==> flow/design.v <==
`timescale 1ns/10ps
module  CONV(
  input                      clk,
  input                      reset,
  output logic               busy,	
  input                      ready,	
  output logic        [13:0] iaddr,
  input               [7:0]  idata,	
  output logic               ioe,
  output logic               wen_L0,
  output logic               oe_L0,
  output logic        [13:0] addr_L0,
  output logic        [11:0] w_data_L0,
  input               [11:0] r_data_L0,
  output logic               wen_L1,
  output logic               oe_L1,
  output logic        [11:0] addr_L1,
  output logic        [11:0] w_data_L1,
  input               [11:0] r_data_L1,
  output logic               oe_weight,
  output logic        [15:0] addr_weight,
  input  logic signed [7:0]  r_data_weight,
  output logic               wen_L2,
  output logic        [3:0]  addr_L2,
  output logic        [31:0] w_data_L2
  );
  assign oe_L0 = 1'b0;
  localparam INITIAL0 = 0;
  localparam READ0    = 1;
  localparam EXECUTE0 = 2;
  localparam WRITE0   = 3;
  localparam DONE0    = 4;
  localparam EXECUTE1 = 0;
  localparam IDLE10   = 1;
  localparam WRITE1   = 2;
  localparam IDLE11   = 3;
  localparam DONE1    = 4;
  localparam INITIAL2 = 0;
  localparam IDLE20   = 1;
  localparam IDLE21   = 2;
  localparam READ2    = 3;
  localparam IDLE22   = 4;
  localparam IDLE23   = 5;
  localparam IDLE24   = 6;
  localparam IDLE25   = 7;
  localparam WRITE2   = 8;
  reg  [2:0]  layer0_cs;
  reg  [2:0]  layer0_ns;
  reg  [2:0]  layer1_cs;
  reg  [2:0]  layer1_ns;
  reg  [3:0]  layer2_cs;
  reg  [3:0]  layer2_ns;
  reg  [7:0]  column0_cnt;
  reg  [7:0]  column1_cnt;
  reg  [7:0]  row0_cnt;
  reg  [12:0] AfterFilter [0:8];
  reg  [7:0]  weight; 
  reg  [11:0] flatten;
  wire read0_done;
  wire read2_done;
  wire execute0_done;
  wire execute1_done;
  wire write0_done;
  wire write1_done;
  wire sr1_en;
  wire sr2_en;
  wire idle;
  assign read0_done = (iaddr==14'd130);
  assign read2_done = (addr_L1==4095);
  assign execute0_done = (iaddr==14'd133);
  assign execute1_done = (addr_L0==14'd129);
  assign write0_done = (addr_L0==16383);
  assign write1_done = (addr_L1==4095);
  assign sr1_en = (layer0_cs>=READ0);
  assign sr2_en = (layer1_cs>=EXECUTE1);
  assign idle = (column1_cnt>=126 && column1_cnt<255);
  always @(posedge clk, posedge reset) begin
    if (reset) layer0_cs <= INITIAL0;
    else       layer0_cs <= layer0_ns;
  end
  always @(*) begin
    layer0_ns=3'bx;
    case (layer0_cs)
      INITIAL0:
        begin
          if (ready)          layer0_ns=READ0;
          else                layer0_ns=INITIAL0;   
        end 
      READ0: 
        begin 
          if (read0_done)     layer0_ns=EXECUTE0;
          else                layer0_ns=READ0;     
        end 
      EXECUTE0: 
        begin 
          if (execute0_done)  layer0_ns=WRITE0;
          else                layer0_ns=EXECUTE0;  
        end  
      WRITE0: 
        begin 
          if (write0_done)    layer0_ns=DONE0;
          else                layer0_ns=WRITE0;    
        end
      DONE0:
        begin
                              layer0_ns=DONE0;     
        end
    endcase
  end
  always @(*) begin
    ioe=1;
    case (layer0_cs)
      INITIAL0:
        begin
        end
      READ0:
        begin
        end
      EXECUTE0:
        begin
        end
      WRITE0:
        begin
        end
      DONE0:
        begin
        end
    endcase
  end
  always @(posedge clk, posedge reset) begin
    if (reset) begin
      wen_L0<=0;
    end else begin
      if (layer0_ns==WRITE0) begin
        wen_L0<=1;
      end else begin
        wen_L0<=0;
      end
    end
  end
  always @(posedge clk, posedge reset) begin
    if (reset) layer1_cs <= EXECUTE1;
    else       layer1_cs <= layer1_ns;
  end
  always @(*) begin
    layer1_ns=2'bx;
    case (layer1_cs)
      EXECUTE1:
        begin
          if (execute1_done)  layer1_ns=IDLE10;
          else                layer1_ns=EXECUTE1;  
        end
      IDLE10:
        begin
                              layer1_ns=WRITE1;
        end
      WRITE1:
        begin
          if (write1_done)    layer1_ns=DONE1;
          else                layer1_ns=IDLE11;
        end
      IDLE11:
        begin
          if (idle)           layer1_ns=IDLE11;    
          else                layer1_ns=WRITE1;
        end
      DONE1:
        begin
                              layer1_ns=DONE1;     
        end
    endcase
  end
  always @(posedge clk, posedge reset) begin
    if (reset) begin
      wen_L1<=0;
    end else begin
      if (layer1_ns==WRITE1) begin
        wen_L1<=1;
      end else begin
        wen_L1<=0;
      end
    end
  end
  always @(posedge clk, posedge reset) begin
    if (reset) layer2_cs <= INITIAL2;
    else       layer2_cs <= layer2_ns;
  end
  always @(*) begin
    layer2_ns=4'bx;
    case (layer2_cs)
      INITIAL2:
        begin
          if (layer1_cs==DONE1) layer2_ns=IDLE20;
          else                  layer2_ns=INITIAL2;  
        end
      IDLE20:
        begin
                                layer2_ns=IDLE21; 
        end      
      IDLE21:      
        begin      
                                layer2_ns=READ2;   
        end
      READ2:
        begin
          if (read2_done)       layer2_ns=IDLE22;
          else                  layer2_ns=READ2;     
        end
      IDLE22:
        begin
                                layer2_ns=IDLE23;
        end
      IDLE23:
        begin
                                layer2_ns=IDLE24;   
        end
      IDLE24:
        begin
                                layer2_ns=IDLE25;   
        end
      IDLE25:  
        begin
                                layer2_ns=WRITE2;   
        end
      WRITE2:     
        begin      
                                layer2_ns=READ2;   
        end
    endcase
  end
  always @(*) begin
    wen_L2=0;
    oe_weight=1;
    oe_L1=0;
    case (layer2_cs)
      INITIAL2:
        begin
        end
      IDLE20:
        begin
          oe_L1=1;
        end
      IDLE21:
        begin
          oe_L1=1;
        end
      READ2:
        begin
          oe_L1=1;
        end
      IDLE22:
        begin
          oe_L1=1;
        end
      IDLE23:
        begin
          oe_L1=1;
        end
      IDLE24:
        begin
          oe_L1=1;
        end
      IDLE25:  
        begin
          oe_L1=1;
        end
      WRITE2: 
        begin
          wen_L2=1;
          oe_L1=1;
        end
    endcase
  end
  always @(posedge clk, posedge reset) begin
    if (reset) begin
      iaddr <= 0;
    end else begin
      iaddr <= iaddr+1;
    end
  end
  always @(posedge clk, posedge reset) begin
    if (reset) begin
      column0_cnt <= 0;
    end else begin
      if (layer0_cs>=EXECUTE0) begin
        if (column0_cnt!=127 && ioe) begin
          column0_cnt <= column0_cnt+1;
        end else if (column0_cnt==127 && ioe) begin
          column0_cnt <= 0;
        end
      end
    end
  end
  always @(posedge clk, posedge reset) begin
    if (reset) begin
      row0_cnt <= 0;
    end else begin
      if (layer0_cs>=EXECUTE0) begin
        if (column0_cnt!=127 && ioe) begin
          row0_cnt <= row0_cnt;
        end else if (column0_cnt==127 && ioe) begin
          row0_cnt <= row0_cnt+1;
        end
      end
    end
  end
  always @(posedge clk, posedge reset) begin
    if (reset) begin
      column1_cnt <= 0;
    end else begin
      if (layer1_cs>=WRITE1) begin
        if (column1_cnt!=255) begin
          column1_cnt <= column1_cnt+1;
        end else if (column1_cnt==255) begin
          column1_cnt <= 0;
        end
      end
    end
  end
  wire [7:0] p0;
  wire [7:0] p1;
  wire [7:0] p2;
  wire [7:0] p3;
  wire [7:0] p4;
  wire [7:0] p5;
  wire [7:0] p6;
  wire [7:0] p7;
  wire [7:0] p8;
  wire [8:0] p0_shf;
  wire [8:0] p5_shf;
  wire [8:0] p7_shf;
  wire [8:0] p8_shf;
  assign p0_shf = p0<<1;
  assign p5_shf = p5<<1;
  assign p7_shf = p7<<1;
  assign p8_shf = p8<<1;
  sr_8x259 sr1 (
    .clk(clk),
    .en(sr1_en),
    .sr_in(idata),
    .sr_tap1(p0),
    .sr_tap2(p1),
    .sr_tap3(p2),
    .sr_tap4(p3),
    .sr_tap5(p4),
    .sr_tap6(p5),
    .sr_tap7(p6),
    .sr_tap8(p7),
    .sr_tap9(p8)
  );
  always @(*) begin
    AfterFilter[0] =  - (p0_shf)       ;
    AfterFilter[1] =     0             ;
    AfterFilter[2] =     p2            ;
    AfterFilter[3] =     0             ;
    AfterFilter[4] =     p4            ;
    AfterFilter[5] =     p5_shf        ;
    AfterFilter[6] =     p6            ;
    AfterFilter[7] =     p7_shf        ;
    AfterFilter[8] =  -((p8_shf)+p8)   ;
    if (row0_cnt==0) begin
      AfterFilter[0] = 0;
      AfterFilter[1] = 0;
      AfterFilter[2] = 0;
    end
    if (column0_cnt==0) begin
      AfterFilter[0] = 0;
      AfterFilter[3] = 0;
      AfterFilter[6] = 0;
    end 
    if (column0_cnt==127) begin
      AfterFilter[2] = 0;
      AfterFilter[5] = 0;
      AfterFilter[8] = 0;
    end 
    if (row0_cnt==127) begin
      AfterFilter[6] = 0;
      AfterFilter[7] = 0;
      AfterFilter[8] = 0;
    end 
  end
  wire [12:0] add0_0;
  wire [12:0] add1_0;
  wire [12:0] add2_0;
  wire [12:0] add3_0;
  reg  [12:0] add0;
  reg  [12:0] add1;
  reg  [12:0] add2;
  reg  [12:0] add3;
  assign add0_0 = AfterFilter[0]+AfterFilter[2];
  assign add1_0 = AfterFilter[4]+AfterFilter[5];
  assign add2_0 = AfterFilter[6]+AfterFilter[7];
  assign add3_0 = AfterFilter[8];
  always @(posedge clk, posedge reset) begin
    if (reset) begin
      add0 <= 0; 
      add1 <= 0;
      add2 <= 0;
      add3 <= 0;
    end else begin
      add0 <= add0_0; 
      add1 <= add1_0;
      add2 <= add2_0;
      add3 <= add3_0;
    end
  end
  wire [12:0] add4_1;
  wire [12:0] add5_1;
  reg  [12:0] add4;
  reg  [12:0] add5;
  assign add4_1 = add0+add1;
  assign add5_1 = add2+add3;
  always @(posedge clk, posedge reset) begin
    if (reset) begin
      add4 <= 0;
      add5 <= 0;
    end else begin
      add4 <= add4_1;
      add5 <= add5_1;
    end
  end
  wire [12:0] add6_2;
  assign add6_2 = add4+add5;
  always @(posedge clk, posedge reset) begin
    if (reset) begin
      w_data_L0 <= 0;
    end else begin
      if (add6_2[12]) begin
        w_data_L0 <= 0;
      end else begin
        w_data_L0 <= add6_2;
      end
    end
  end
  always @(posedge clk, posedge reset) begin
    if (reset) begin
      addr_L0 <= 0;
    end else begin
      if (wen_L0) begin
        addr_L0 <= addr_L0+1;
      end
    end
  end
  wire [11:0] reg0;
  wire [11:0] reg1;
  sr_12x130 sr2 (
    .clk(clk),
    .en(sr2_en),
    .sr_in(w_data_L0),
    .sr_tap1(reg0),
    .sr_tap2(reg1)
  );
  reg [11:0] max_temp;
  always @(posedge clk, posedge reset) begin
    if (reset) begin
      max_temp <= 0;
    end else begin
      if (reg0>=reg1) begin
        max_temp <= reg0;
      end else begin
        max_temp <= reg1;
      end
    end
  end
  always @(posedge clk, posedge reset) begin
    if (reset) begin
      w_data_L1 <= 0;
    end else begin
      if (max_temp>= reg0 && max_temp>= reg1) begin
        w_data_L1 <= max_temp;
      end else if (reg0>= max_temp && reg0>= reg1) begin
        w_data_L1 <= reg0;
      end else begin
        w_data_L1 <= reg1;
      end
    end
  end
  always @(posedge clk, posedge reset) begin
    if (reset) begin
      addr_L1 <= 0;
    end else begin
      if (wen_L1||layer1_cs==DONE1) begin
        addr_L1 <= addr_L1+1;
      end
    end
  end
  always @(posedge clk, posedge reset) begin
    if (reset) begin
      addr_weight <= 0;
    end else begin
      if (layer1_cs==DONE1) begin
        addr_weight <= addr_weight+1;
      end
    end
  end
  always @(posedge clk, posedge reset) begin
    if (reset) begin
      weight <= 0;
      flatten <= 0;
    end else begin
      weight <= r_data_weight;
      flatten <= r_data_L1;
    end
  end
  wire [20:0] fc0;
  reg [20:0] fc;
  mul FC (
    .in1(weight),
    .in2({1'b0,flatten}),
    .out(fc0)
  );
  always @(posedge clk, posedge reset) begin
    if (reset) begin
      fc <= 0;
    end else begin
      fc <= fc0;
    end
  end
  reg  [31:0] fc_acc;
  wire [31:0] fc_sum0;
  wire [31:0] signed_fc;
  wire [31:0] signed_fc_acc;
  assign signed_fc = $signed(fc);
  assign signed_fc_acc = $signed(fc_acc);
  CLA32 cla (
    .a(signed_fc),
    .b(signed_fc_acc),
    .cin(1'b0),
    .out(fc_sum0)
  );
  always @(posedge clk, posedge reset) begin
    if (reset) begin
      fc_acc <= 0;
    end else begin 
      if (layer2_cs==IDLE24) begin
        fc_acc <= 0;
      end else begin
        if ((layer2_cs==READ2||layer2_cs==IDLE21||layer2_cs==IDLE22||layer2_cs==IDLE23||layer2_cs==IDLE25||layer2_cs==WRITE2) && addr_L1!=2) begin
          fc_acc <= fc_sum0;
        end
      end
    end
  end
  reg [31:0] fc_sum;
  always @(posedge clk, posedge reset) begin
    if (reset) begin
      fc_sum <= 0;
    end else begin
      fc_sum <= fc_sum0;
    end
  end
  reg [31:0] w_data_L2_reg;
  wire [15:0] fc_sum_shf;
  assign fc_sum_shf = fc_sum>>16;
  always @(*) begin
    if (fc_sum[31]==1) begin
      w_data_L2_reg = $signed(fc_sum_shf);
    end else begin
      w_data_L2_reg = fc_sum;
    end
  end
  always @(posedge clk, posedge reset) begin
    if (reset) begin
      w_data_L2 <= 0;
    end else begin
      if (layer2_cs==INITIAL2) begin
        w_data_L2 <= 0;
      end else begin
        w_data_L2 <= w_data_L2_reg;
      end
    end       
  end
  always @(posedge clk, posedge reset) begin
    if (reset) begin
      addr_L2 <= 0;
    end else begin
      if (wen_L2) begin
        addr_L2 <= addr_L2+1;
      end
    end
  end
  always @(posedge clk, posedge reset) begin
    if (reset) begin
      busy <= 0;
    end else begin
      case (addr_weight)
        40963: busy <= 1;
        40964: busy <= 0;
      endcase
    end
  end
endmodule
module CLA32 (
  input [31:0] a,
  input [31:0] b,
  input        cin,
  output [32:0] out
);
  wire cout0;
  wire cout1;
  wire cout2;
  CLA8 cla0 (.a(a[7:0]),   .b(b[7:0]),   .cin(cin),   .sum(out[7:0]),   .cout(cout0)   );
  CLA8 cla1 (.a(a[15:8]),  .b(b[15:8]),  .cin(cout0), .sum(out[15:8]),  .cout(cout1)   );
  CLA8 cla2 (.a(a[23:16]), .b(b[23:16]), .cin(cout1), .sum(out[23:16]), .cout(cout2)   );
  CLA8 cla3 (.a(a[31:24]), .b(b[31:24]), .cin(cout2), .sum(out[31:24]), .cout(out[32]) );
endmodule
module CLA8 (
  input [7:0] a,
  input [7:0] b,
  input       cin,
  output [7:0] sum,
  output       cout
);
  wire [7:0] p;
  wire [7:0] g;
  wire [6:0] c;  
  CLG clg8 (
    .cin(cin),
    .p(p),
    .g(g),
    .cout({cout, c[6:0]})
  );
  CLA_FA cla_fa0 (.a(a[0]), .b(b[0]), .cin(cin), .sum(sum[0]), .g(g[0]), .p(p[0]));
  genvar i;
  generate
  for (i=1;i<8;i=i+1) begin:cla_fa
    CLA_FA cla_fa (.a(a[i]), .b(b[i]), .cin(c[i-1]), .sum(sum[i]), .g(g[i]), .p(p[i]));
  end
  endgenerate
endmodule
module CLG (
  input cin,
  input [7:0] p,
  input [7:0] g,
  output [7:0] cout
);
  assign cout[0] = (cin & p[0])                                                  | (g[0])                                                                                                                                                                                                                                                                     ;
  assign cout[1] = (cin & p[0] & p[1])                                           | (g[0] & p[1])                                           | (g[1])                                                                                                                                                                                                           ;
  assign cout[2] = (cin & p[0] & p[1] & p[2])                                    | (g[0] & p[1] & p[2])                                    | (g[1] & p[2])                                    | (g[2])                                                                                                                                                        ;
  assign cout[3] = (cin & p[0] & p[1] & p[2] & p[3])                             | (g[0] & p[1] & p[2] & p[3])                             | (g[1] & p[2] & p[3])                             | (g[2] & p[3])                             | (g[3] )                                                                                                           ;
  assign cout[4] = (cin & p[0] & p[1] & p[2] & p[3] & p[4])                      | (g[0] & p[1] & p[2] & p[3] & p[4])                      | (g[1] & p[2] & p[3] & p[4])                      | (g[2] & p[3] & p[4])                      | (g[3] & p[4])                      | (g[4])                                                                       ;
  assign cout[5] = (cin & p[0] & p[1] & p[2] & p[3] & p[4] & p[5])               | (g[0] & p[1] & p[2] & p[3] & p[4] & p[5])               | (g[1] & p[2] & p[3] & p[4] & p[5])               | (g[2] & p[3] & p[4] & p[5])               | (g[3] & p[4] & p[5])               | (g[4] & p[5])               | (g[5])                                         ;
  assign cout[6] = (cin & p[0] & p[1] & p[2] & p[3] & p[4] & p[5] & p[6])        | (g[0] & p[1] & p[2] & p[3] & p[4] & p[5] & p[6])        | (g[1] & p[2] & p[3] & p[4] & p[5] & p[6])        | (g[2] & p[3] & p[4] & p[5] & p[6])        | (g[3] & p[4] & p[5] & p[6])        | (g[4] & p[5] & p[6])        | (g[5] & p[6])         | (g[6])                 ;
  assign cout[7] = (cin & p[0] & p[1] & p[2] & p[3] & p[4] & p[5] & p[6] & p[7]) | (g[0] & p[1] & p[2] & p[3] & p[4] & p[5] & p[6] & p[7]) | (g[1] & p[2] & p[3] & p[4] & p[5] & p[6] & p[7]) | (g[2] & p[3] & p[4] & p[5] & p[6] & p[7]) | (g[3] & p[4] & p[5] & p[6] & p[7]) | (g[4] & p[5] & p[6] & p[7]) | (g[5] & p[6] & p[7])  | (g[6] & p[7]) | (g[7]) ;
endmodule
module CLA_FA (  
  input a,
  input b,
  input cin,
  output sum,
  output p,
  output g
);
  assign sum = a^b^cin;
  assign p   = a|b;
  assign g   = a&b;
endmodule
module mul (
  input  [7:0]  in1,  
  input  [12:0] in2,  
  output reg [20:0] out  
);
  reg  [20:0] add0;
  reg  [18:0] add1;
  reg  [16:0] add2;
  reg  [14:0] add3;
  reg  [12:0] add4;
  reg  [10:0] add5;
  reg  [8:0]  add6;
  wire [8:0]  in1_shf;
  wire [9:0]  in1_x;   
  wire [9:0]  in1_x2;
  assign in1_shf = in1<<1;
  assign in1_x   = {{2{in1[7]}}, in1};
  assign in1_x2  = in1_x<<1;
  always @(*) begin
    add0=0;
    case ({in2[1:0],1'b0})
      3'b000, 3'b111 : add0 =  0; 
      3'b001, 3'b010 : add0 = $signed( in1     ); 
      3'b101, 3'b110 : add0 = $signed(-in1_x   ); 
      3'b011         : add0 = $signed( in1_shf ); 
      3'b100         : add0 = $signed(-in1_x2  ); 
    endcase
  end
  always @(*) begin
    add1=0;
    case (in2[3:1])
      3'b000, 3'b111 : add1 =  0; 
      3'b001, 3'b010 : add1 = $signed( in1     ); 
      3'b101, 3'b110 : add1 = $signed(-in1_x   ); 
      3'b011         : add1 = $signed( in1_shf ); 
      3'b100         : add1 = $signed(-in1_x2  ); 
    endcase
  end
  always @(*) begin
    add2=0;
    case (in2[5:3])
      3'b000, 3'b111 : add2 =  0; 
      3'b001, 3'b010 : add2 = $signed( in1     ); 
      3'b101, 3'b110 : add2 = $signed(-in1_x   ); 
      3'b011         : add2 = $signed( in1_shf ); 
      3'b100         : add2 = $signed(-in1_x2  ); 
    endcase
  end
  always @(*) begin
    add3=0;
    case (in2[7:5])
      3'b000, 3'b111 : add3 =  0; 
      3'b001, 3'b010 : add3 = $signed( in1     ); 
      3'b101, 3'b110 : add3 = $signed(-in1_x   ); 
      3'b011         : add3 = $signed( in1_shf ); 
      3'b100         : add3 = $signed(-in1_x2  ); 
    endcase
  end
  always @(*) begin
    add4=0;
    case (in2[9:7])
      3'b000, 3'b111 : add4 =  0; 
      3'b001, 3'b010 : add4 = $signed( in1     ); 
      3'b101, 3'b110 : add4 = $signed(-in1_x   ); 
      3'b011         : add4 = $signed( in1_shf ); 
      3'b100         : add4 = $signed(-in1_x2  ); 
    endcase
  end
  always @(*) begin
    add5=0;
    case (in2[11:9])
      3'b000, 3'b111 : add5 =  0; 
      3'b001, 3'b010 : add5 = $signed( in1     ); 
      3'b101, 3'b110 : add5 = $signed(-in1_x   ); 
      3'b011         : add5 = $signed( in1_shf ); 
      3'b100         : add5 = $signed(-in1_x2  ); 
    endcase
  end
  always @(*) begin
    add6=0;
    case ({in2[12],in2[12:11]})
      3'b000, 3'b111 : add6 =  0; 
      3'b001, 3'b010 : add6 = $signed( in1     ); 
      3'b101, 3'b110 : add6 = $signed(-in1_x   ); 
      3'b011         : add6 = $signed( in1_shf ); 
      3'b100         : add6 = $signed(-in1_x2  ); 
    endcase
  end
  wire [20:0] sum0;
  wire [20:0] carry0;
  wire [20:0] carry0_shf;
  assign carry0_shf = carry0<<1;
  adder21 adder21_0 (
    .a(add0),
    .b({add1,2'b0}),
    .cin({add2,4'b0}),
    .sum(sum0),
    .cout(carry0)
  );
  wire [20:0] sum1;
  wire [20:0] carry1;
  wire [20:0] carry1_shf;
  assign carry1_shf = carry1<<1;
  adder21 adder21_1 (
    .a({add3,6'b0}),
    .b({add4,8'b0}),
    .cin({add5,10'b0}),
    .sum(sum1),
    .cout(carry1)
  );
  wire [20:0] sum2;
  wire [20:0] carry2;
  wire [20:0] carry2_shf;
  assign carry2_shf = carry2<<1;
  adder21 adder21_2 (
    .a(sum0),
    .b(carry0_shf),
    .cin(sum1),
    .sum(sum2),
    .cout(carry2)
  );
  wire [20:0] sum3;
  wire [20:0] carry3;
  wire [20:0] carry3_shf;
  assign carry3_shf = carry3<<1;
  adder21 adder21_3 (
    .a(carry1_shf),
    .b(carry2_shf),
    .cin(sum2),
    .sum(sum3),
    .cout(carry3)
  );
  wire [20:0] sum4;
  wire [20:0] carry4;
  wire [20:0] carry4_shf;
  assign carry4_shf = carry4<<1;
  adder21 adder21_4 (
    .a(carry3_shf),
    .b(sum3),
    .cin({add6,12'b0}),
    .sum(sum4),
    .cout(carry4)
  );
  reg [11:0] out_temp0;  
  reg [10:0] out_temp1;
  reg [10:0] out_temp2;
  always @(*) begin
    out_temp0 = sum4[10:0]+carry4_shf[10:0]; 
  end
  always @(*) begin
    out_temp1 = sum4[20:11]+carry4_shf[20:11]+1;  
    out_temp2 = sum4[20:11]+carry4_shf[20:11];    
  end
  always @(*) begin
    if (out_temp0[11]) begin  
      out = {out_temp1, out_temp0[10:0]};
    end else begin            
      out = {out_temp2, out_temp0[10:0]};
    end
  end
endmodule
module adder21 (
  input [20:0] a,
  input [20:0] b,
  input [20:0] cin,
  output [20:0] sum,
  output [20:0] cout
);
  genvar i;
  generate
    for (i=0;i<21;i=i+1) begin:FA
      FA fa (.a(a[i]), .b(b[i]), .cin(cin[i]), .sum(sum[i]), .cout(cout[i]));
    end
  endgenerate
endmodule
module FA (
  input a, 
  input b,
  input cin,
  output sum, 
  output cout 
);
  wire c1, c2, s1;
  HA ha1(.a(a), .b(b), .cout(c1), .sum(s1));
  HA ha2(.a(s1), .b(cin), .cout(c2), .sum(sum));
  or (cout, c1, c2);
endmodule
module HA (
  input a, 
  input b,
  output sum, 
  output cout 
);
  xor (sum, a, b);
  and (cout, a, b);
endmodule
module sr_8x259 (
  input clk,
  input en,
  input  [7:0] sr_in,
  output [7:0] sr_tap1,
  output [7:0] sr_tap2,
  output [7:0] sr_tap3,
  output [7:0] sr_tap4,
  output [7:0] sr_tap5,
  output [7:0] sr_tap6,
  output [7:0] sr_tap7, 
  output [7:0] sr_tap8, 
  output [7:0] sr_tap9 
);
  reg [7:0] sr [0:258];
  integer i;
  always @(posedge clk) begin
    if (en) begin
      sr[258] <= sr_in;
      for (i=0;i<258;i=i+1) begin
        sr[i] <= sr[i+1];
      end
    end
  end
  assign sr_tap1 = sr[0];
  assign sr_tap2 = sr[1];
  assign sr_tap3 = sr[2];
  assign sr_tap4 = sr[128];
  assign sr_tap5 = sr[129];
  assign sr_tap6 = sr[130];
  assign sr_tap7 = sr[256];
  assign sr_tap8 = sr[257];
  assign sr_tap9 = sr[258];
endmodule
module sr_12x130 (
  input clk,
  input en,
  input  [11:0] sr_in,
  output [11:0] sr_tap1,
  output [11:0] sr_tap2
);
  reg [11:0] sr [0:129];
  integer i;
  always @(posedge clk) begin
    if (en) begin
      sr[129] <= sr_in;
      for (i=0;i<129;i=i+1) begin
        sr[i] <= sr[i+1];
      end
    end
  end
  assign sr_tap1 = sr[1];
  assign sr_tap2 = sr[129];
endmodule
# == From RTL to reports: CONV ==
# Tool output for the design above, in the order of the flow.
# Lines are those of the file above, counted from 1.
# Operators: Yosys type, input widths -> output width; for muxes data width and select width s.
# Library cell names are shortened.
# Not given: -
# design
top,CONV
clock,clk
library,sky130hd
pvt_corner,tt_025C_1v80

# == Elaborated design ==
# Source: Yosys, flattened and elaborated. Widths are those after wreduce. Registers that Yosys merges into a memory's read port (data or address) are not register bits. Print and check cells do not count.
# Yosys's memory passes give these memory sizes; they may raise the number of words (mostly to a power of two), join words into wider ones and drop unused or constant bits.
# word_totals
output_inout_bits,124
n_memories,1
mem_bits_ro,32
reg_bits,3968
input_bits,43
# mem_list
memory,size,width,rd,write_ports,line_no,text
(name not given),16,2,1,0,235,case (layer2_cs)
# op_classes
logic,724
reduce_logical,45
n_eq,69
cmp,10
addsub,23
n_mux,45
# ops
operator,n
$and 1x1->1,296
$or 1x1->1,217
$xor 1x1->1,210
$mux 32,4
$pmux 19 s5,1
$pmux 17 s5,1
$pmux 21 s4,1
$mux 13,6
$pmux 15 s5,1
$eq 3x3->1 const B,22
$add 13x13->13,5
$pmux 13 s5,1
$pmux 11 s5,1
$ge 12x12->1,4
$eq 3x2->1 const B,16
$mux 12,4
$mux 8,6
$eq 14x8->1 const B,3
$eq 16x16->1 const B,2
$reduce_or 2->1,16
$pmux 4 s8,1
$pmux 3 s5,2
$add 14x1->14 const B,2
$logic_not 3->1,8
$add 8x1->8 const B,3
$eq 3x1->1 const B,7
$mux 21,1
$add 10x10->10,2
# Not listed: further kinds 42, cells in them 73.

# == Depth ==
# Yosys ltp: most cells in a row. Word level: on the elaborated netlist, between registers, memories and ports. Mapped: between sequential cells and ports; inverters and the memories' decode and read muxes count.
# logic_depth
depth_word,64
abc_area,1
mapped_depth,35
mapped_depth_nobuf,34

# == Mapped cells and area ==
# Yosys stat after the flow's synthesis: flattened, memories mapped to cells. It holds for the ABC_AREA given above (unset counts as 0); a run with the other value may have another netlist.
# synth_totals
area_um2,130138.6
seqArea_um2,117365.1
flip_flops,3966
cell_count,6020
# by_type
cell,n
edfxtp_1,3620
dfrtp_1,344
ha_1,227
inv_1,473
fa_1,66
nand2_1,337
xor2_1,110
nor2_1,218
a21oi_1,105
o21ai_0,98
xnor2_1,45
nor3_1,59
nand3_1,57
o22ai_1,35
nand4_1,24
a221oi_1,15
clkbuf_1,30
o221ai_1,12
# Other cell types: 40; their cells: 145.

# == Worst setup path after synthesis ==
# OpenSTA on the mapped netlist: ideal clock, no wires. The path of least setup slack (recovery checks aside). Input and output delay are each 20% of the period. Register names are those of the netlist, which keeps one name where synthesis merged equal registers.
# synth_timing
path_type,reg-to-reg
start,register layer1_cs
end,register sr2.sr[100][0]
arrival_ps,35024
path_stages,4
path_buffers,1
t_first_pin_ps,0
path_delay_ps,49354
t_required_ps,-6330
period_ps,8000
setup_ps,14330
setup_slack_ps,-41354
synth_period_reached_ps,49354
# "path_delay_ps" = arrival - input delay + setup time.
# "path_stages": output pins that drive a net of the path, with the launching flip-flop's if there is one; two outputs of one cell count as two.
# "synth_period_reached_ps" is the clock period less the worst setup slack; recovery checks do not enter. This is arithmetic on one report: input and output delays are still those of the set period (20% each).
# Where an end lacks its bit number, it is one bit of the signal, or one of the new flip-flops if synthesis recoded a state register.
# synth_between
path_cell_list,dfrtp_1 -> clkbuf_1 -> nor2_1 -> nand3_1
# synth_lines
element,line_no,text
"start, declared",49,reg  [2:0]  layer1_cs;
"start, assigned",142,if (reset) layer1_cs <= EXECUTE1;
"start, assigned",143,else       layer1_cs <= layer1_ns;
"end, assigned",901,sr[i] <= sr[i+1];
"end, declared",895,reg [11:0] sr [0:129];
# No chain of elaborated cells between the ends is given.

# == Path in the finished layout ==
# From the final timing report of stored run 1: the path of least setup slack in the routed layout; clock arrival at registers is part of the times.
# The path's times are printed in steps of 10 ps; the period is the one set.
# layout_timing
path_type,reg-to-reg
start,register weight[1]
end,register fc[20]
t_required_ps,6810
setup_slack_ps,-310
period_ps,6070
setup_ps,120
path_buffers,4
path_stages,29
t_first_pin_ps,890
arrival_ps,7110
# Between the ends stands the longest chain of elaborated cells between them, by number of cells; it is not shown to be the way that was timed. Of several equally long chains one is given.
# A line is the first line of the expression or statement that the cell stems from. Yosys adds cells for indexed reads and writes and turns some case tables into memories.
# layout_between
path_cell_list,dfrtp_2 -> buf_4 -> clkinv_4 -> ha_4 -> nand2_4 -> nor2_2 -> nand4_1 -> nand2_2 -> buf_12 -> buf_4 -> nor2_1 -> nor3_4 -> buf_6 -> fa_2 -> fa_2 -> fa_1 -> inv_1 -> fa_1 -> ha_4 -> nand2_2 -> o31ai_4 -> nand3_2 -> nand2_2 -> nand3_2 -> nand2_2 -> nand2_2 -> nand2_4 -> a21oi_4 -> xor2_4
elab_chain_cells,17
cone_cells,357
# layout_lines
element,line_no,text
"start, declared",57,reg  [7:0]  weight;
"start, assigned",498,weight <= 0;
"start, assigned",501,weight <= r_data_weight;
$neg 10->10,683,3'b100         : add0 = $signed(-in1_x2  );
$pmux 21 s4,678,"case ({in2[1:0],1'b0})"
$xor 1x1->1,851,"xor (sum, a, b);"
$and 1x1->1,852,"and (cout, a, b);"
$or 1x1->1,843,"or (cout, c1, c2);"
$xor 1x1->1,851,
$and 1x1->1,852,
[... 3 more ...],-,
$or 1x1->1,843,
$xor 1x1->1,851,
$and 1x1->1,852,
$or 1x1->1,843,
$add 10x10->10,808,out_temp1 = sum4[20:11]+carry4_shf[20:11]+1;
$add 10x1->10,808,
$mux 21,812,if (out_temp0[11]) begin
"end, assigned",514,fc <= 0;
"end, assigned",516,fc <= fc0;
"end, declared",506,reg [20:0] fc;

# Top module CONV; platform sky130hd; tools Yosys and OpenROAD; 7 stored runs in no particular order. Input and output delays are each 20% of the period that was set; the output load is 0.01 pF.
# "achieved_clock_period_ps" means the clock period less the worst setup slack. The figure is calculated, with input and output delays left at 20% of the set period.
# "timing.worst_path_ps" = time allowed to the worst setup path (clock period - input delay - output delay, where it has them) - its slack; a late launch clock adds to it, a late capture clock takes from it.
# "power.total_mw" is the tool's figure for a default switching activity; nothing was simulated.
# "timing.worst_path_ps" is given in steps of 10 ps.
# Settings: -- = not set for that run.
# Results: -- = not shown.
stored run,ABC_AREA,CORE_ASPECT_RATIO,CORE_UTILIZATION,GPL_ROUTABILITY_DRIVEN,GPL_TIMING_DRIVEN,MAX_ROUTING_LAYER,MIN_ROUTING_LAYER,PLACE_DENSITY_LB_ADDON,SETUP_SLACK_MARGIN,period_ns,CAP_MARGIN,CORE_MARGIN,SLEW_MARGIN,CELL_PAD_IN_SITES_DETAIL_PLACEMENT,CTS_CLUSTER_DIAMETER,TNS_END_PERCENT,CELL_PAD_IN_SITES_GLOBAL_PLACEMENT,PLACE_DENSITY,HOLD_SLACK_MARGIN,power.total_mw,setup_ws_ps,cell_area_final_um2,synthArea_um2,die_footprint_um2,finish.utilization_pct,hold_worst_slack_ps,timing.worst_path_ps,critical_path_type,achieved_clock_period_ps,timing.setup.tns_ps
stored run 1,1,0.76,65,0,0,met4,met1,0.28,1.32,6.07,20,2,20,--,--,--,--,--,--,56.925,-306,149020.0,130138.6,203842.0,74.7,387,6380,reg-to-reg,6376,-856
stored run 2,0,--,65,0,--,--,--,0.1,--,8.0,20,2,10,1,351,30,--,--,--,43.429,421,148290.0,130777.9,204802.0,74.2,388,7580,reg-to-reg,7579,0
stored run 3,0,--,65,1,--,--,--,0.1,--,8.0,20,2,10,2,354,30,--,--,--,--,--,--,--,--,--,--,--,--,--,--
stored run 4,--,--,50,--,--,--,--,--,--,4.43,20,2,20,--,--,--,--,--,--,80.565,-1256,152963.0,130777.9,265663.0,58.8,371,5690,reg-to-reg,5686,-9081
stored run 5,--,--,69,--,1,--,met2,--,--,8.0,20,7,0,2,--,--,2,0.87,--,--,--,--,--,--,--,--,--,--,--,--
stored run 6,--,--,69,--,1,--,met2,--,--,8.0,20,2,0,2,--,--,1,0.87,--,--,--,--,--,--,--,--,--,--,--,--
stored run 7,1,--,62,--,--,--,--,0.11,--,4.1,20,3,20,--,231,25,--,--,0.09,83.961,-1280,150367.0,130138.6,215435.0,72.3,364,5380,reg-to-reg,5380,-10843
# Stored run 3: no results, placement failed with DPL-0033
# Stored run 5: no results, placement failed with a tool error
# Stored run 6: no results, placement failed with a tool error
